==> flow/design.v <==
module fullAdder(sum,cout,a,b,cin);
output sum,cout;
input a,b,cin;
wire m,n,o;
xor(m,a,b);
and(n,a,b);
xor(sum,m,cin);
and(o,m,cin);
or(cout,o,n);
endmodule 
module mux2to1(out, sel, in1 ,in2);
output out;
input sel,in1,in2;
wire a,b,c;
not(a,sel);
nand(b,in1,a);
nand(c,sel,in2);
nand(out,b,c);
endmodule
module carryLookAheadAdder4bit(sum, cout, a, b, c0);
output [3:0] sum;
output cout;
input [3:0] a,b;
input c0;
wire p0,p1,p2,p3,p0not,p1not,p2not,p3not;
wire g0,g1,g2,g3,g0not,g1not,g2not,g3not;
wire c1,c2,c3,c0not;
not(c0not,c0);
nand(g0not,a[0],b[0]);
not(g0,g0not);
xnor(p0not,a[0],b[0]);
not(p0,p0not);
nand(g1not,a[1],b[1]);
not(g1,g1not);
xnor(p1not,a[1],b[1]);
not(p1,p1not);
nand(g2not,a[2],b[2]);
not(g2,g2not);
xnor(p2not,a[2],b[2]);
not(p2,p2not);
nand(g3not,a[3],b[3]);
not(g3,g3not);
xnor(p3not,a[3],b[3]);
not(p3,p3not);
cy1 carry1(.c1(c1),.p0(p0),.c0(c0),.g0not(g0not));
cy2 carry2(.c2(c2),.p0(p0),.p1(p1),.c0not(c0not),.g0(g0),.g1not(g1not));
cy3 carry3(.c3(c3),.p1(p1),.p2(p2),.p0not(p0not),.c0(c0),.g0not(g0not),.g1(g1),.g2not(g2not));
cy4 carry4(.c4(cout),.p2(p2),.p3(p3),.p1(p1),.p0(p0),.c0not(c0not),.g0(g0),.g1(g1),.g2(g2),.g3(g3));
xor(sum[0],p0,c0);
xor(sum[1],p1,c1);
xor(sum[2],p2,c2);
xor(sum[3],p3,c3);
endmodule 
module cy1(c1,p0,c0,g0not);
output c1;
input p0,c0,g0not;
wire a;
nand(a,p0,c0);
nand(c1,a,g0not);
endmodule
module cy2(c2,p0,p1,c0not,g0,g1not);
output c2;
input p0,p1,c0not,g0,g1not;
wire a,b,c,d;
nand(a,p0,p1);
nor(c,a,c0not);
nand(b,p1,g0);
nand(d,b,g1not);
or(c2,c,d);
endmodule
module cy3(c3,p1,p2,p0not,c0,g0not,g1,g2not);
output c3;
input p1,p2,p0not,c0,g0not,g1,g2not;
wire a,b,c,e,f,g,h;
nand(a,p1,p2);
or(g,a,g0not);
nand(b,p2,g1);
nor(c,a,p0not);
nand(e,b,g2not);
nand(f,c,c0);
nand(h,f,g);
or(c3,h,e);
endmodule 
module cy4(c4,p2,p3,p1,p0,c0not,g0,g1,g2,g3);
output c4;
input p2,p3,p1,p0,c0not,g0,g1,g2,g3;
wire a,b,c,d,e,f,g,h,i,j,k,l,m;
and(a,p3,g2);
and(b,p3,p2);
nand(c,p3,p2);
nand(d,p1,g0);
nand(e,p3,p2);
nand(f,p1,p0);
nor(g,g3,a);
nand(h,b,g1);
or(i,c,d);
or(j,e,f);
and(k,h,i);
or(l,j,c0not);
and(m,k,l);
nand(c4,g,m);
endmodule 
module carrySlelectAdder4bit (sum, cout, a, b, cin);
output [3:0] sum;
output cout;
input [3:0] a,b;
input cin;
wire [3:0] sum_0, sum_1;
wire cout_0, cout_1;
carryLookAheadAdder4bit cla0(sum_0[3:0], cout_0, a, b, 1'b0);
carryLookAheadAdder4bit cla1(sum_1[3:0], cout_1, a, b, 1'b1);
mux2to1 m0(sum[0], cin, sum_0[0], sum_1[0]);
mux2to1 m1(sum[1], cin, sum_0[1], sum_1[1]);
mux2to1 m2(sum[2], cin, sum_0[2], sum_1[2]);
mux2to1 m3(sum[3], cin, sum_0[3], sum_1[3]);
mux2to1 m4(cout, cin, cout_0, cout_1);
endmodule
module carrySelectAdder28bit(sum, in1, in2);
output [27:0] sum;
input wire [26:0] in1; 
input wire [27:0] in2;
wire [27:0] in1_padded;
assign in1_padded[26:0] = in1;
assign in1_padded[27] = in1[26];
wire c0,c1,c2,c3,c4,c5,c6,cout;
carrySlelectAdder4bit cla0(sum[3:0], c0, in1_padded[3:0], in2[3:0], 1'b0);
carrySlelectAdder4bit cla1(sum[7:4], c1, in1_padded[7:4], in2[7:4], c0);
carrySlelectAdder4bit cla2(sum[11:8], c2, in1_padded[11:8], in2[11:8], c1);
carrySlelectAdder4bit cla3(sum[15:12], c3, in1_padded[15:12], in2[15:12], c2);
carrySlelectAdder4bit cla4(sum[19:16], c4, in1_padded[19:16], in2[19:16], c3);
carrySlelectAdder4bit cla5(sum[23:20], c5, in1_padded[23:20], in2[23:20], c4);
carrySlelectAdder4bit cla6(sum[27:24], c6, in1_padded[27:24], in2[27:24], c5);
endmodule
module carrySelectAdder32bit(sum, in1, in2);
output [31:0] sum;
input [31:0] in1, in2;
wire c0,c1,c2,c3,c4,c5,c6,cout;
carrySlelectAdder4bit cla0(sum[3:0], c0, in1[3:0], in2[3:0], 1'b0);
carrySlelectAdder4bit cla1(sum[7:4], c1, in1[7:4], in2[7:4], c0);
carrySlelectAdder4bit cla2(sum[11:8], c2, in1[11:8], in2[11:8], c1);
carrySlelectAdder4bit cla3(sum[15:12], c3, in1[15:12], in2[15:12], c2);
carrySlelectAdder4bit cla4(sum[19:16], c4, in1[19:16], in2[19:16], c3);
carrySlelectAdder4bit cla5(sum[23:20], c5, in1[23:20], in2[23:20], c4);
carrySlelectAdder4bit cla6(sum[27:24], c6, in1[27:24], in2[27:24], c5);
carrySlelectAdder4bit cla7(sum[31:28], cout, in1[31:28], in2[31:28], c6);
endmodule
module carrySelectAdder40bit(sum, in1, in2);
output [39:0] sum;
input [39:0] in1, in2;
wire c0,c1,c2,c3,c4,c5,c6,c7,c8,cout;
carrySlelectAdder4bit cla0(sum[3:0], c0, in1[3:0], in2[3:0], 1'b0);
carrySlelectAdder4bit cla1(sum[7:4], c1, in1[7:4], in2[7:4], c0);
carrySlelectAdder4bit cla2(sum[11:8], c2, in1[11:8], in2[11:8], c1);
carrySlelectAdder4bit cla3(sum[15:12], c3, in1[15:12], in2[15:12], c2);
carrySlelectAdder4bit cla4(sum[19:16], c4, in1[19:16], in2[19:16], c3);
carrySlelectAdder4bit cla5(sum[23:20], c5, in1[23:20], in2[23:20], c4);
carrySlelectAdder4bit cla6(sum[27:24], c6, in1[27:24], in2[27:24], c5);
carrySlelectAdder4bit cla7(sum[31:28], c7, in1[31:28], in2[31:28], c6);
carrySlelectAdder4bit cla8(sum[35:32], c8, in1[35:32], in2[35:32], c7);
carrySlelectAdder4bit cla9(sum[39:36], cout, in1[39:36], in2[39:36], c8);
endmodule
module carrySaveAdder32bit(sum,carry,in1,in2,in3);
output [31:0] sum, carry;
input [31:0] in1, in2, in3;
wire garbage;
assign carry[0] = 1'b0;
fullAdder f0(.sum(sum[0]),.cout(carry[1]),.a(in1[0]),.b(in2[0]),.cin(in3[0]));
fullAdder f1(.sum(sum[1]),.cout(carry[2]),.a(in1[1]),.b(in2[1]),.cin(in3[1]));
fullAdder f2(.sum(sum[2]),.cout(carry[3]),.a(in1[2]),.b(in2[2]),.cin(in3[2]));
fullAdder f3(.sum(sum[3]),.cout(carry[4]),.a(in1[3]),.b(in2[3]),.cin(in3[3]));
fullAdder f4(.sum(sum[4]),.cout(carry[5]),.a(in1[4]),.b(in2[4]),.cin(in3[4]));
fullAdder f5(.sum(sum[5]),.cout(carry[6]),.a(in1[5]),.b(in2[5]),.cin(in3[5]));
fullAdder f6(.sum(sum[6]),.cout(carry[7]),.a(in1[6]),.b(in2[6]),.cin(in3[6]));
fullAdder f7(.sum(sum[7]),.cout(carry[8]),.a(in1[7]),.b(in2[7]),.cin(in3[7]));
fullAdder f8(.sum(sum[8]),.cout(carry[9]),.a(in1[8]),.b(in2[8]),.cin(in3[8]));
fullAdder f9(.sum(sum[9]),.cout(carry[10]),.a(in1[9]),.b(in2[9]),.cin(in3[9]));
fullAdder f10(.sum(sum[10]),.cout(carry[11]),.a(in1[10]),.b(in2[10]),.cin(in3[10]));
fullAdder f11(.sum(sum[11]),.cout(carry[12]),.a(in1[11]),.b(in2[11]),.cin(in3[11]));
fullAdder f12(.sum(sum[12]),.cout(carry[13]),.a(in1[12]),.b(in2[12]),.cin(in3[12]));
fullAdder f13(.sum(sum[13]),.cout(carry[14]),.a(in1[13]),.b(in2[13]),.cin(in3[13]));
fullAdder f14(.sum(sum[14]),.cout(carry[15]),.a(in1[14]),.b(in2[14]),.cin(in3[14]));
fullAdder f15(.sum(sum[15]),.cout(carry[16]),.a(in1[15]),.b(in2[15]),.cin(in3[15]));
fullAdder f16(.sum(sum[16]),.cout(carry[17]),.a(in1[16]),.b(in2[16]),.cin(in3[16]));
fullAdder f17(.sum(sum[17]),.cout(carry[18]),.a(in1[17]),.b(in2[17]),.cin(in3[17]));
fullAdder f18(.sum(sum[18]),.cout(carry[19]),.a(in1[18]),.b(in2[18]),.cin(in3[18]));
fullAdder f19(.sum(sum[19]),.cout(carry[20]),.a(in1[19]),.b(in2[19]),.cin(in3[19]));
fullAdder f20(.sum(sum[20]),.cout(carry[21]),.a(in1[20]),.b(in2[20]),.cin(in3[20]));
fullAdder f21(.sum(sum[21]),.cout(carry[22]),.a(in1[21]),.b(in2[21]),.cin(in3[21]));
fullAdder f22(.sum(sum[22]),.cout(carry[23]),.a(in1[22]),.b(in2[22]),.cin(in3[22]));
fullAdder f23(.sum(sum[23]),.cout(carry[24]),.a(in1[23]),.b(in2[23]),.cin(in3[23]));
fullAdder f24(.sum(sum[24]),.cout(carry[25]),.a(in1[24]),.b(in2[24]),.cin(in3[24]));
fullAdder f25(.sum(sum[25]),.cout(carry[26]),.a(in1[25]),.b(in2[25]),.cin(in3[25]));
fullAdder f26(.sum(sum[26]),.cout(carry[27]),.a(in1[26]),.b(in2[26]),.cin(in3[26]));
fullAdder f27(.sum(sum[27]),.cout(carry[28]),.a(in1[27]),.b(in2[27]),.cin(in3[27]));
fullAdder f28(.sum(sum[28]),.cout(carry[29]),.a(in1[28]),.b(in2[28]),.cin(in3[28]));
fullAdder f29(.sum(sum[29]),.cout(carry[30]),.a(in1[29]),.b(in2[29]),.cin(in3[29]));
fullAdder f30(.sum(sum[30]),.cout(carry[31]),.a(in1[30]),.b(in2[30]),.cin(in3[30]));
fullAdder f31(.sum(sum[31]),.cout(garbage),.a(in1[31]),.b(in2[31]),.cin(in3[31]));
endmodule 
module boothEncoderDecoder(PPIJ, BIP1, BI, BIM1, AJ, AJM1);
output PPIJ;
input BIP1, BI, BIM1, AJ, AJM1;
wire a,b,c,d,e,f,g,h,i;
xor(a,BI,BIM1);
xor(b,BIP1,BI);
xor(c,BIP1,AJM1);
xor(d,BI,BIM1);
xor(e,BIP1,AJ);
nand(f,b,c);
nand(g,d,e);
nor(h,a,f);
not(i,h);
nand(PPIJ,i,g);
endmodule  
module partialProductGenerator(PP, neg, MD, MRIP1, MRI, MRIM1);
output [17:0] PP;
output neg;
input [15:0] MD;
input MRIP1, MRI, MRIM1;
boothEncoderDecoder PP0(PP[0], MRIP1, MRI, MRIM1, MD[0], 1'b0);
boothEncoderDecoder PP1(PP[1], MRIP1, MRI, MRIM1, MD[1], MD[0]);
boothEncoderDecoder PP2(PP[2], MRIP1, MRI, MRIM1, MD[2], MD[1]);
boothEncoderDecoder PP3(PP[3], MRIP1, MRI, MRIM1, MD[3], MD[2]);
boothEncoderDecoder PP4(PP[4], MRIP1, MRI, MRIM1, MD[4], MD[3]);
boothEncoderDecoder PP5(PP[5], MRIP1, MRI, MRIM1, MD[5], MD[4]);
boothEncoderDecoder PP6(PP[6], MRIP1, MRI, MRIM1, MD[6], MD[5]);
boothEncoderDecoder PP7(PP[7], MRIP1, MRI, MRIM1, MD[7], MD[6]);
boothEncoderDecoder PP8(PP[8], MRIP1, MRI, MRIM1, MD[8], MD[7]);
boothEncoderDecoder PP9(PP[9], MRIP1, MRI, MRIM1, MD[9], MD[8]);
boothEncoderDecoder PP10(PP[10], MRIP1, MRI, MRIM1, MD[10], MD[9]);
boothEncoderDecoder PP11(PP[11], MRIP1, MRI, MRIM1, MD[11], MD[10]);
boothEncoderDecoder PP12(PP[12], MRIP1, MRI, MRIM1, MD[12], MD[11]);
boothEncoderDecoder PP13(PP[13], MRIP1, MRI, MRIM1, MD[13], MD[12]);
boothEncoderDecoder PP14(PP[14], MRIP1, MRI, MRIM1, MD[14], MD[13]);
boothEncoderDecoder PP15(PP[15], MRIP1, MRI, MRIM1, MD[15], MD[14]);
boothEncoderDecoder PP16(PP[16], MRIP1, MRI, MRIM1, MD[15], MD[15]);
boothEncoderDecoder PP17(PP[17], MRIP1, MRI, MRIM1, MD[15], MD[15]);
getNegBit n0(neg,MD[15],PP[17],MRIP1, MRI, MRIM1);
endmodule
module getNegBit(neg,MD_MSB, PP_MSB,MRIP1, MRI, MRIM1);
output neg;
input MRIP1, MRI, MRIM1, MD_MSB, PP_MSB;
wire all_1, all_0, a,b,c,d,e,f;
nand(a,MRIP1,MRI);
not(b,MRIM1);
nor(all_1,a,b);
nor(c,MRIP1,MRI);
not(d,MRIM1);
and(all_0,c,d);
nor(e,all_0,all_1);
xor(f,PP_MSB,MD_MSB);
and(neg,e,f);
endmodule
module generatePartialProducts(PP0,PP1,PP2,PP3,PP4,PP5,PP6,PP7,PP8,neg,MD,MR);
output [17:0] PP0,PP1,PP2,PP3,PP4,PP5,PP6,PP7,PP8;
output [7:0] neg;
input [15:0] MD, MR;
wire not_used;
partialProductGenerator P0(PP0, neg[0], MD, MR[1], MR[0], 1'b0);
partialProductGenerator P1(PP1, neg[1], MD, MR[3], MR[2], MR[1]);
partialProductGenerator P2(PP2, neg[2], MD, MR[5], MR[4], MR[3]);
partialProductGenerator P3(PP3, neg[3], MD, MR[7], MR[6], MR[5]);
partialProductGenerator P4(PP4, neg[4], MD, MR[9], MR[8], MR[7]);
partialProductGenerator P5(PP5, neg[5], MD, MR[11], MR[10], MR[9]);
partialProductGenerator P6(PP6, neg[6], MD, MR[13], MR[12], MR[11]);
partialProductGenerator P7(PP7, neg[7], MD, MR[15], MR[14], MR[13]);
partialProductGenerator P8(PP8, not_used, MD, MR[15] ,MR[15], MR[15]);
endmodule
module mac_16bit(out_rounded,md,mr,clk,rst);
output reg [26:0] out_rounded;
input [15:0] md,mr;               
input clk,rst;
reg [15:0] MD,MR;
reg [39:0] acc;
wire [39:0] mult_out;
wire [17:0] PP0,PP1,PP2,PP3,PP4,PP5,PP6,PP7,PP8;
reg [31:0] PP0_reg,PP1_reg,PP2_reg,PP3_reg,PP4_reg,PP5_reg,PP6_reg,PP7_reg,PP8_reg;
wire [31:0] PP0_FULL,PP1_FULL,PP2_FULL,PP3_FULL,PP4_FULL,PP5_FULL,PP6_FULL,PP7_FULL,PP8_FULL;
wire [7:0] neg;
wire [31:0] sum0,carry0,sum1,carry1,sum2,carry2,sum3,carry3,sum4,carry4,sum5,carry5,sum6,carry6;
wire [39:0] new_acc;
reg [2:0] setup_count;
reg setup_completed;
reg [8:0] count;
generatePartialProducts PP(.PP0(PP0),.PP1(PP1),.PP2(PP2),.PP3(PP3),.PP4(PP4),.PP5(PP5),.PP6(PP6),.PP7(PP7),.PP8(PP8),.neg(neg),.MD(MD),.MR(MR));
genvar i;
assign PP0_FULL[16:0] = PP0;
for(i=31; i>16; i=i-1) begin
  assign PP0_FULL[i] = PP0_FULL[16];
end
assign PP1_FULL[18:2] = PP1;
for(i=31; i>18; i=i-1) begin
  assign PP1_FULL[i] = PP1_FULL[18];
end
assign PP1_FULL[1] = 1'b0;
assign PP1_FULL[0] = neg[0];
assign PP2_FULL[20:4] = PP2;
for(i=31; i>20; i=i-1) begin
  assign PP2_FULL[i] = PP2_FULL[20];
end
assign PP2_FULL[3] = 1'b0;
assign PP2_FULL[2] = neg[1];
for(i=0; i<2; i=i+1) begin
  assign PP2_FULL[i] = 1'b0;
end
assign PP3_FULL[22:6] = PP3;
for(i=31; i>22; i=i-1) begin
  assign PP3_FULL[i] = PP3_FULL[22];
end
assign PP3_FULL[5] = 1'b0;
assign PP3_FULL[4] = neg[2];
for(i=0; i<4; i=i+1) begin
  assign PP3_FULL[i] = 1'b0;
end
assign PP4_FULL[24:8] = PP4;
for(i=31; i>24; i=i-1) begin
  assign PP4_FULL[i] = PP4_FULL[24];
end
assign PP4_FULL[7] = 1'b0;
assign PP4_FULL[6] = neg[3];
for(i=0; i<6; i=i+1) begin
  assign PP4_FULL[i] = 1'b0;
end
assign PP5_FULL[26:10] = PP5;
for(i=31; i>26; i=i-1) begin
  assign PP5_FULL[i] = PP5_FULL[26];
end
assign PP5_FULL[9] = 1'b0;
assign PP5_FULL[8] = neg[4];
for(i=0; i<8; i=i+1) begin
  assign PP5_FULL[i] = 1'b0;
end
assign PP6_FULL[28:12] = PP6;
for(i=31; i>28; i=i-1) begin
  assign PP6_FULL[i] = PP6_FULL[28];
end
assign PP6_FULL[11] = 1'b0;
assign PP6_FULL[10] = neg[5];
for(i=0; i<10; i=i+1) begin
  assign PP6_FULL[i] = 1'b0;
end
assign PP7_FULL[30:14] = PP7;
assign PP7_FULL[31] = PP7_FULL[30];
assign PP7_FULL[13] = 1'b0;
assign PP7_FULL[12] = neg[6];
for(i=0; i<12; i=i+1) begin
  assign PP7_FULL[i] = 1'b0;
end
assign PP8_FULL[31:16] = PP8[15:0];
assign PP8_FULL[15] = 1'b0;
assign PP8_FULL[14] = neg[7];
for(i=0; i<14; i=i+1) begin
  assign PP8_FULL[i] = 1'b0;
end
carrySaveAdder32bit csa0(.sum(sum0),.carry(carry0),.in1(PP0_reg),.in2(PP1_reg),.in3(PP2_reg));
carrySaveAdder32bit csa1(.sum(sum1),.carry(carry1),.in1(PP3_reg),.in2(PP4_reg),.in3(PP5_reg));
carrySaveAdder32bit csa2(.sum(sum2),.carry(carry2),.in1(PP6_reg),.in2(PP7_reg),.in3(PP8_reg));
carrySaveAdder32bit csa3(.sum(sum3),.carry(carry3),.in1(sum0),.in2(carry0),.in3(sum1));
carrySaveAdder32bit csa4(.sum(sum4),.carry(carry4),.in1(carry1),.in2(sum2),.in3(carry2));
carrySaveAdder32bit csa5(.sum(sum5),.carry(carry5),.in1(sum3),.in2(carry3),.in3(sum4));
carrySaveAdder32bit csa6(.sum(sum6),.carry(carry6),.in1(sum5),.in2(carry5),.in3(carry4));
carrySelectAdder32bit cla0(.sum(mult_out[31:0]), .in1(sum6), .in2(carry6));
for(i=32; i<40; i=i+1) begin
  assign mult_out[i] = mult_out[31];
end
carrySelectAdder40bit cla1(.sum(new_acc), .in1(mult_out), .in2(acc));
wire a,b,c,d,e,f,g,h,j,k,l,m,OR;
wire up_down_select;
nor(a,acc[1],acc[0]);
nor(b,acc[3],acc[2]);
nor(c,acc[5],acc[4]);
nor(d,acc[7],acc[6]);
nor(e,acc[9],acc[8]);
nor(f,acc[11],acc[10]);
and(g,a,b);
and(h,c,d);
and(m,e,f);
and(j,h,m);
nand(OR,g,j);
nand(k,acc[12],acc[13]);
nand(l,acc[12],OR);
nand(up_down_select,k,l);
wire [27:0] out_up;
wire [26:0] out_rounded_wire;
carrySelectAdder28bit add0(out_up, acc[39:13], 28'b0000000000000000000000000001);
mux2to1 m0(out_rounded_wire[0], up_down_select, acc[13], out_up[0]);
mux2to1 m1(out_rounded_wire[1], up_down_select, acc[14], out_up[1]);
mux2to1 m2(out_rounded_wire[2], up_down_select, acc[15], out_up[2]);
mux2to1 m3(out_rounded_wire[3], up_down_select, acc[16], out_up[3]);
mux2to1 m4(out_rounded_wire[4], up_down_select, acc[17], out_up[4]);
mux2to1 m5(out_rounded_wire[5], up_down_select, acc[18], out_up[5]);
mux2to1 m6(out_rounded_wire[6], up_down_select, acc[19], out_up[6]);
mux2to1 m7(out_rounded_wire[7], up_down_select, acc[20], out_up[7]);
mux2to1 m8(out_rounded_wire[8], up_down_select, acc[21], out_up[8]);
mux2to1 m9(out_rounded_wire[9], up_down_select, acc[22], out_up[9]);
mux2to1 m10(out_rounded_wire[10], up_down_select, acc[23], out_up[10]);
mux2to1 m11(out_rounded_wire[11], up_down_select, acc[24], out_up[11]);
mux2to1 m12(out_rounded_wire[12], up_down_select, acc[25], out_up[12]);
mux2to1 m13(out_rounded_wire[13], up_down_select, acc[26], out_up[13]);
mux2to1 m14(out_rounded_wire[14], up_down_select, acc[27], out_up[14]);
mux2to1 m15(out_rounded_wire[15], up_down_select, acc[28], out_up[15]);
mux2to1 m16(out_rounded_wire[16], up_down_select, acc[29], out_up[16]);
mux2to1 m17(out_rounded_wire[17], up_down_select, acc[30], out_up[17]);
mux2to1 m18(out_rounded_wire[18], up_down_select, acc[31], out_up[18]);
mux2to1 m19(out_rounded_wire[19], up_down_select, acc[32], out_up[19]);
mux2to1 m20(out_rounded_wire[20], up_down_select, acc[33], out_up[20]);
mux2to1 m21(out_rounded_wire[21], up_down_select, acc[34], out_up[21]);
mux2to1 m22(out_rounded_wire[22], up_down_select, acc[35], out_up[22]);
mux2to1 m23(out_rounded_wire[23], up_down_select, acc[36], out_up[23]);
mux2to1 m24(out_rounded_wire[24], up_down_select, acc[37], out_up[24]);
mux2to1 m25(out_rounded_wire[25], up_down_select, acc[38], out_up[25]);
mux2to1 m26(out_rounded_wire[26], up_down_select, acc[39], out_up[26]);
always @ (posedge clk)
begin
if(setup_count == 3 && !setup_completed && rst)
begin
setup_completed <= 1;
MD <= md;
MR <= mr;
PP0_reg <= PP0_FULL;
PP1_reg <= PP1_FULL;
PP2_reg <= PP2_FULL;
PP3_reg <= PP3_FULL;
PP4_reg <= PP4_FULL;
PP5_reg <= PP5_FULL;
PP6_reg <= PP6_FULL;
PP7_reg <= PP7_FULL;
PP8_reg <= PP8_FULL;
acc <= new_acc;
out_rounded <= out_rounded_wire;
count <= 1;
end
else if(!setup_completed && rst)
begin
MD <= md;
MR <= mr;
PP0_reg <= PP0_FULL;
PP1_reg <= PP1_FULL;
PP2_reg <= PP2_FULL;
PP3_reg <= PP3_FULL;
PP4_reg <= PP4_FULL;
PP5_reg <= PP5_FULL;
PP6_reg <= PP6_FULL;
PP7_reg <= PP7_FULL;
PP8_reg <= PP8_FULL;
acc <= new_acc;
out_rounded <= out_rounded_wire;
setup_count <= setup_count + 1;
end
if(count != 0 && rst)
begin
MD <= md;
MR <= mr;
PP0_reg <= PP0_FULL;
PP1_reg <= PP1_FULL;
PP2_reg <= PP2_FULL;
PP3_reg <= PP3_FULL;
PP4_reg <= PP4_FULL;
PP5_reg <= PP5_FULL;
PP6_reg <= PP6_FULL;
PP7_reg <= PP7_FULL;
PP8_reg <= PP8_FULL;
acc <= new_acc;
count <= count + 1;
out_rounded <= out_rounded_wire;
end
if(!rst)
begin
acc <= 0;
MD <= 0;
MR <= 0;
out_rounded <= 0;
setup_count <= 0;
setup_completed <= 0;
count <= 0;
PP0_reg <= 0;
PP1_reg <= 0;
PP2_reg <= 0;
PP3_reg <= 0;
PP4_reg <= 0;
PP5_reg <= 0;
PP6_reg <= 0;
PP7_reg <= 0;
PP8_reg <= 0;
end
if(count == 256)
begin
acc <= 0;
out_rounded <= 0;
setup_count <= 1;
setup_completed <= 0;
count <= 0;
PP0_reg <= 0;
PP1_reg <= 0;
PP2_reg <= 0;
PP3_reg <= 0;
PP4_reg <= 0;
PP5_reg <= 0;
PP6_reg <= 0;
PP7_reg <= 0;
PP8_reg <= 0;
end
end
endmodule
Tool chain data of mac_16bit:

The steps from the RTL of mac_16bit to its reports follow in flow order.
Lines are those of the file above, counted from 1.
Operators: Yosys type, input widths -> output width; for muxes data width and select width s.
Library cell names are shortened.
A cell with -- has no value.

* design top: mac_16bit
* clock port: clk
* cell library: sky130hd
* library corner: tt_025C_1v80

Word-level counts:

Counts by Yosys on the flattened word-level netlist (proc, flatten, opt, wreduce; memories kept). Register bits leave out memories and registers merged into their read ports (data or address). Print and check cells are left out. Cells with the same type and inputs are merged into one.

* $add $sub $neg: 2
* multipliers: 0
* divide/modulo/power cells: 0
* order comparisons: 0
* equal/unequal tests: 4
* shift operators: 0
* multiplexer cells: 44
* bitwise operators: 3701
* reductions and logical operators: 11

Operators by type and width (number)
* $and 1x1->1: 1441
* $not 1->1: 1136
* $mux 32: 27
* $xor 1x1->1: 675
* $or 1x1->1: 449
* $mux 40: 3
* $mux 16: 6
* $mux 27: 3
* $mux 9: 2
* $add 9x1->9 const B: 1
* $eq 9x9->1 const B: 1
* $reduce_bool 9->1: 1
* $logic_and 1x1->1: 4
* $reduce_and 2->1: 2
* $add 3x1->3 const B: 1
* $eq 3x2->1 const B: 1
* $reduce_bool 3->1: 1
* $mux 1: 3
* $ne 2x1->1 const B: 1
* $ne 2x2->1 const B: 1
* $reduce_bool 2->1: 1
* $reduce_or 2->1: 1
* $logic_not 1->1: 1

* flip-flop bits (word level): 336
* latch bits: 0
* bits in writable memories: 0
* memory bits (read-only): 0
* word width x clocked read ports: 0
* memories: 0
* input bits: 34
* output and inout bits: 27

Depth:

Yosys ltp: most cells in a row. Word level: on the elaborated netlist, between registers, memories and ports. Mapped: between sequential cells and ports; inverters and the memories' decode and read muxes count.

* depth in word-level cells: 66
* ABC_AREA: 0
* depth in mapped cells: 30
* depth with buffers taken out: 30

Synthesis result:

Yosys stat after the flow's synthesis: flattened, memories mapped to cells. It holds for the ABC_AREA given above (unset counts as 0); a run with the other value may have another netlist.

Cells by type
* dfxtp_1: number 256, total area 5.12E+03 µm²
* fa_1: number 134, total area 2.68E+03 µm²
* ha_1: number 171, total area 2.14E+03 µm²
* a21oi_1: number 248, total area 1241.19 µm²
* nand2_1: number 291, total area 1.09E+03 µm²
* a221o_1: number 105, total area 1.05E+03 µm²
* inv_1: number 263, total area 987.197 µm²
* o221ai_1: number 105, total area 919.632 µm²
* clkbuf_1: number 195, total area 731.952 µm²
* xnor2_1: number 74, total area 648.122 µm²
* nand3_1: number 124, total area 620.595 µm²
* nor2_1: number 129, total area 484.214 µm²
* a211oi_1: number 58, total area 435.418 µm²
* xor2_1: number 44, total area 385.37 µm²
* mux2i_1: number 25, total area 250.24 µm²
* o21ai_0: number 32, total area 160.154 µm²
* or3_1: number 15, total area 93.84 µm²
* and3_1: number 14, total area 87.584 µm²

Other cell types: 51; their cells: 163.

* cells in the netlist: 2446
* cell area after synthesis: 20368.3 µm²
* sequential area: 5124.9 µm²
* mapped flip-flops: 256
* buffers: 211

By module: a second synthesis without flattening, with its own total; a netlist apart from the flattened one above.

* cells (unflattened synthesis): 4156
* area (unflattened synthesis): 37237.0 µm²

Rows give one instance, submodules left out.

Modules
* mac_16bit: times used 1, cells 1307, area 11467.2 µm², sequential area 5445.2 µm²
* boothEncoderDecoder: times used 162, cells 5, area 43.8 µm², sequential area 0.0 µm²
* carryLookAheadAdder4bit: times used 50, cells 16, area 141.4 µm², sequential area 0.0 µm²
* fullAdder: times used 224, cells 1, area 20.0 µm², sequential area 0.0 µm²
* mux2to1: times used 152, cells 1, area 15.0 µm², sequential area 0.0 µm²
* cy4: times used 50, cells 6, area 30.0 µm², sequential area 0.0 µm²
* cy3: times used 50, cells 5, area 25.0 µm², sequential area 0.0 µm²
* cy2: times used 50, cells 3, area 20.0 µm², sequential area 0.0 µm²
* cy1: times used 50, cells 1, area 10.0 µm², sequential area 0.0 µm²
* getNegBit: times used 9, cells 4, area 30.0 µm², sequential area 0.0 µm²
* carrySlelectAdder4bit: times used 25, cells 2, area 7.5 µm², sequential area 0.0 µm²
* carrySaveAdder32bit: times used 7, cells 2, area 11.3 µm², sequential area 0.0 µm²
* (no name shown): times used 9, cells 1, area 3.8 µm², sequential area 0.0 µm²
* carrySelectAdder28bit: times used 1, cells 1, area 3.8 µm², sequential area 0.0 µm²

Modules not listed: 3.

Worst setup path after synthesis:

Path of least setup slack by OpenSTA after synthesis, without wires, with an ideal clock, recovery checks aside; 20% of the period is set as input and as output delay. Where synthesis merged equal registers, the netlist keeps one of their names.

* kind: register to register
* start point: reg PP2_reg[13]
* end point: reg acc[37]
* clock period: 6.9 ns
* library setup time: 0.086 ns
* arrival: 6.607 ns
* slack: 0.208 ns
* delay of the path: 6.693 ns
* driving pins on the path: 28
* path buffers: 0
* period reached after synthesis: 6.692 ns

"delay of the path" is the arrival time less input delay plus setup time.
"driving pins on the path": output pins that drive a net of the path, with the launching flip-flop's if there is one; two outputs of one cell count as two.
"period reached after synthesis" = period - worst setup slack (recovery checks aside). The figure is calculated, with input and output delays left at 20% of the set period.
The rows between start and end are the longest chain of elaborated cells between them; the timing report does not say that the signal goes this way. Where chains are equally long, one stands for them.
A line is the first line of the expression or statement that the cell stems from. Yosys adds cells for indexed reads and writes and turns some case tables into memories.
A register here has more assigning lines than the two given.

* cells stage by stage: dfxtp_1 > fa_1 > inv_1 > fa_1 > fa_1 > fa_1 > inv_1 > ha_1 > ha_1 > nor3_1 > o21bai_1 > nor3_2 > o31a_1 > o21ai_0 > a21o_1 > mux2i_1 > ha_1 > ha_1 > o21a_1 > o21a_1 > a2111oi_0 > o21ai_0 > o21ba_2 > o21ai_0 > a21oi_1 > mux2i_1 > nor2_1 > a211oi_1
* length of the longest elaborated chain: 60
* elaborated cells on any way between the ends: 494

RTL lines, path after synthesis
* start: declaration: line 277 `reg [31:0] PP0_reg,PP1_reg,PP2_reg,PP3_reg,PP4_reg,PP5_reg,PP6_reg,PP7_reg,PP8_reg;`
* start: assignment: line 422 `PP2_reg <= PP2_FULL;`
* start: assignment: line 439 `PP2_reg <= PP2_FULL;`
* $and 1x1->1: line 8 `and(o,m,cin);`
* $or 1x1->1: line 9 `or(cout,o,n);`
* $xor 1x1->1: line 5 `xor(m,a,b);`
* $and 1x1->1: line 8
* $or 1x1->1: line 9
* $xor 1x1->1: line 5
* $xor 1x1->1: line 7 `xor(sum,m,cin);`
* [... 46 more ...]
* $and 1x1->1: line 17 `nand(c,sel,in2);`
* $not 1->1: line 17
* $and 1x1->1: line 18 `nand(out,b,c);`
* $not 1->1: line 18
* $mux 40: line 433 `else if(!setup_completed && rst)`
* $mux 40: line 415 `if(setup_count == 3 && !setup_completed && rst)`
* $mux 40: line 450 `if(count != 0 && rst)`
* end: assignment: line 446 `acc <= new_acc;`
* end: assignment: line 463 `acc <= new_acc;`
* end: declaration: line 274 `reg [39:0] acc;`

Path in the finished layout:

Path of least setup slack in the final report of run 1 (OpenROAD, finished layout, wires in). Where an end is a register, its clock arrival counts in the times.

* kind: register to register
* start point: reg PP2_reg[13]
* end point: reg acc[39]
* clock period: 4.73 ns
* library setup time: 0.06 ns
* arrival: 7.03 ns
* slack: -1.83 ns
* driving pins on the path: 27
* path buffers: 0

The rows between start and end are the longest chain of elaborated cells between them; the timing report does not say that the signal goes this way. Where chains are equally long, one stands for them.
A register here has more assigning lines than the two given.

* cells stage by stage: dfxtp_2 > fa_1 > inv_1 > fa_1 > fa_1 > fa_1 > inv_2 > ha_4 > nand4_1 > nor4_2 > nor3_2 > o31a_1 > o21ai_1 > a21o_1 > mux2i_2 > ha_1 > ha_2 > o21a_1 > o21a_1 > a2111oi_4 > o21ai_1 > o21ba_4 > o31ai_4 > o41ai_2 > xnor2_1 > nor2_1 > mux2i_1
* length of the longest elaborated chain: 60
* elaborated cells on any way between the ends: 510

RTL lines, path post-layout
* start: declaration: line 277 `reg [31:0] PP0_reg,PP1_reg,PP2_reg,PP3_reg,PP4_reg,PP5_reg,PP6_reg,PP7_reg,PP8_reg;`
* start: assignment: line 422 `PP2_reg <= PP2_FULL;`
* start: assignment: line 439 `PP2_reg <= PP2_FULL;`
* $and 1x1->1: line 8 `and(o,m,cin);`
* $or 1x1->1: line 9 `or(cout,o,n);`
* $xor 1x1->1: line 5 `xor(m,a,b);`
* $and 1x1->1: line 8
* $or 1x1->1: line 9
* $xor 1x1->1: line 5
* $xor 1x1->1: line 7 `xor(sum,m,cin);`
* [... 46 more ...]
* $and 1x1->1: line 17 `nand(c,sel,in2);`
* $not 1->1: line 17
* $and 1x1->1: line 18 `nand(out,b,c);`
* $not 1->1: line 18
* $mux 40: line 433 `else if(!setup_completed && rst)`
* $mux 40: line 415 `if(setup_count == 3 && !setup_completed && rst)`
* $mux 40: line 450 `if(count != 0 && rst)`
* end: assignment: line 446 `acc <= new_acc;`
* end: assignment: line 463 `acc <= new_acc;`
* end: declaration: line 274 `reg [39:0] acc;`

mac_16bit through Yosys and OpenROAD on sky130hd: 4 stored runs, unordered, with their settings and measured results. The constraints put input and output delay at 20% of the set period each and load the outputs with 0.01 pF.
"time on the worst setup path" is the time allowed to the run's worst setup path (the clock period less input and output delay, where it has them) less its slack. Clock arrival times count: a late capture clock shortens it, a late launch clock lengthens it.

### Run 1

==> flow/run.sh <==
#!/bin/bash
# the make line also repeats the synthesis and layout settings of config.mk as NAME=value (left out here)
make -C /OpenROAD-flow-scripts/flow DESIGN_CONFIG=/design/flow/config.mk WORK_HOME=/design/flow/orfs CLKGATE_MAP_FILE= finish
==> flow/config.mk <==
export PLATFORM = sky130hd
export DESIGN_NAME = mac_16bit
export DESIGN_NICKNAME = mac_16bit
export VERILOG_FILES = /design/flow/design.v
export SDC_FILE = /design/flow/constraint.sdc
export NUM_CORES = 4
export LEC_CHECK = 0
export CAP_MARGIN = 20
export CORE_MARGIN = 2
export CORE_UTILIZATION = 40
export SLEW_MARGIN = 20
==> flow/constraint.sdc <==
create_clock -name core_clock -period 4.73 [get_ports {clk}]
set_input_delay 0.9460 -clock core_clock [delete_from_list [all_inputs] [get_ports {clk}]]
set_output_delay 0.9460 -clock core_clock [all_outputs]
set_load 0.01 [all_outputs]

Results of run 1:
- Cell area after synthesis: 20368.3 µm²
- Time on the worst setup path: 6.56 ns
- Worst setup path type: register to register
- Post-layout utilization: 0.495
- Total negative slack on setup checks: -31.790 ns
- Die footprint: 52741.4 µm²
- Smallest hold slack: 0.449 ns
- Setup slack of the worst path: -1.828 ns

### Run 2

==> flow/run.sh <==
#!/bin/bash
# the make line also repeats the synthesis and layout settings of config.mk as NAME=value (left out here)
make -C /OpenROAD-flow-scripts/flow DESIGN_CONFIG=/design/flow/config.mk WORK_HOME=/design/flow/orfs CLKGATE_MAP_FILE= finish
==> flow/config.mk <==
export PLATFORM = sky130hd
export DESIGN_NAME = mac_16bit
export DESIGN_NICKNAME = mac_16bit
export VERILOG_FILES = /design/flow/design.v
export SDC_FILE = /design/flow/constraint.sdc
export NUM_CORES = 4
export LEC_CHECK = 0
export ABC_AREA = 0
export CAP_MARGIN = 20
export CORE_MARGIN = 2
export CORE_UTILIZATION = 32
export CTS_CLUSTER_SIZE = 57
export SLEW_MARGIN = 30
==> flow/constraint.sdc <==
create_clock -name core_clock -period 6.9 [get_ports {clk}]
set_input_delay 1.3800 -clock core_clock [delete_from_list [all_inputs] [get_ports {clk}]]
set_output_delay 1.3800 -clock core_clock [all_outputs]
set_load 0.01 [all_outputs]

Results of run 2:
- Cell area after synthesis: 20368.3 µm²
- Time on the worst setup path: 6.67 ns
- Worst setup path type: register to register
- Post-layout utilization: 0.371
- Total negative slack on setup checks: 0.000 ns
- Die footprint: 65684.6 µm²
- Smallest hold slack: 0.448 ns
- Setup slack of the worst path: 0.235 ns

### Run 3

==> flow/run.sh <==
#!/bin/bash
# the make line also repeats the synthesis and layout settings of config.mk as NAME=value (left out here)
make -C /OpenROAD-flow-scripts/flow DESIGN_CONFIG=/design/flow/config.mk WORK_HOME=/design/flow/orfs CLKGATE_MAP_FILE= finish
==> flow/config.mk <==
export PLATFORM = sky130hd
export DESIGN_NAME = mac_16bit
export DESIGN_NICKNAME = mac_16bit
export VERILOG_FILES = /design/flow/design.v
export SDC_FILE = /design/flow/constraint.sdc
export NUM_CORES = 4
export LEC_CHECK = 0
export ABC_AREA = 1
export CAP_MARGIN = 5
export CELL_PAD_IN_SITES_GLOBAL_PLACEMENT = 2
export CORE_MARGIN = 7
export CORE_UTILIZATION = 70
export CTS_CLUSTER_DIAMETER = 316
export CTS_CLUSTER_SIZE = 97
export GPL_ROUTABILITY_DRIVEN = 1
export PLACE_DENSITY_LB_ADDON = 0.26
export SLEW_MARGIN = 20
==> flow/constraint.sdc <==
create_clock -name core_clock -period 5.46 [get_ports {clk}]
set_input_delay 1.0920 -clock core_clock [delete_from_list [all_inputs] [get_ports {clk}]]
set_output_delay 1.0920 -clock core_clock [all_outputs]
set_load 0.01 [all_outputs]

Outcome of run 3: stopped before the end: placement reported FLW-0024

### Run 4

==> flow/run.sh <==
#!/bin/bash
# the make line also repeats the synthesis and layout settings of config.mk as NAME=value (left out here)
make -C /OpenROAD-flow-scripts/flow DESIGN_CONFIG=/design/flow/config.mk WORK_HOME=/design/flow/orfs CLKGATE_MAP_FILE= finish
==> flow/config.mk <==
export PLATFORM = sky130hd
export DESIGN_NAME = mac_16bit
export DESIGN_NICKNAME = mac_16bit
export VERILOG_FILES = /design/flow/design.v
export SDC_FILE = /design/flow/constraint.sdc
export NUM_CORES = 4
export LEC_CHECK = 0
export ABC_AREA = 1
export CAP_MARGIN = 20
export CELL_PAD_IN_SITES_GLOBAL_PLACEMENT = 0
export CORE_ASPECT_RATIO = 0.74
export CORE_MARGIN = 7
export CORE_UTILIZATION = 40
export CTS_CLUSTER_DIAMETER = 84
export CTS_CLUSTER_SIZE = 19
export GPL_ROUTABILITY_DRIVEN = 0
export MIN_ROUTING_LAYER = met2
export PLACE_DENSITY_LB_ADDON = 0.01
export SLEW_MARGIN = 25
export TNS_END_PERCENT = 70
==> flow/constraint.sdc <==
create_clock -name core_clock -period 7.72 [get_ports {clk}]
set_input_delay 1.5440 -clock core_clock [delete_from_list [all_inputs] [get_ports {clk}]]
set_output_delay 1.5440 -clock core_clock [all_outputs]
set_load 0.01 [all_outputs]

Results of run 4:
- Cell area after synthesis: 19941.6 µm²
- Time on the worst setup path: 6.89 ns
- Worst setup path type: register to register
- Post-layout utilization: 0.44
- Total negative slack on setup checks: 0.000 ns
- Die footprint: 56373.9 µm²
- Smallest hold slack: 0.462 ns
- Setup slack of the worst path: 0.833 ns
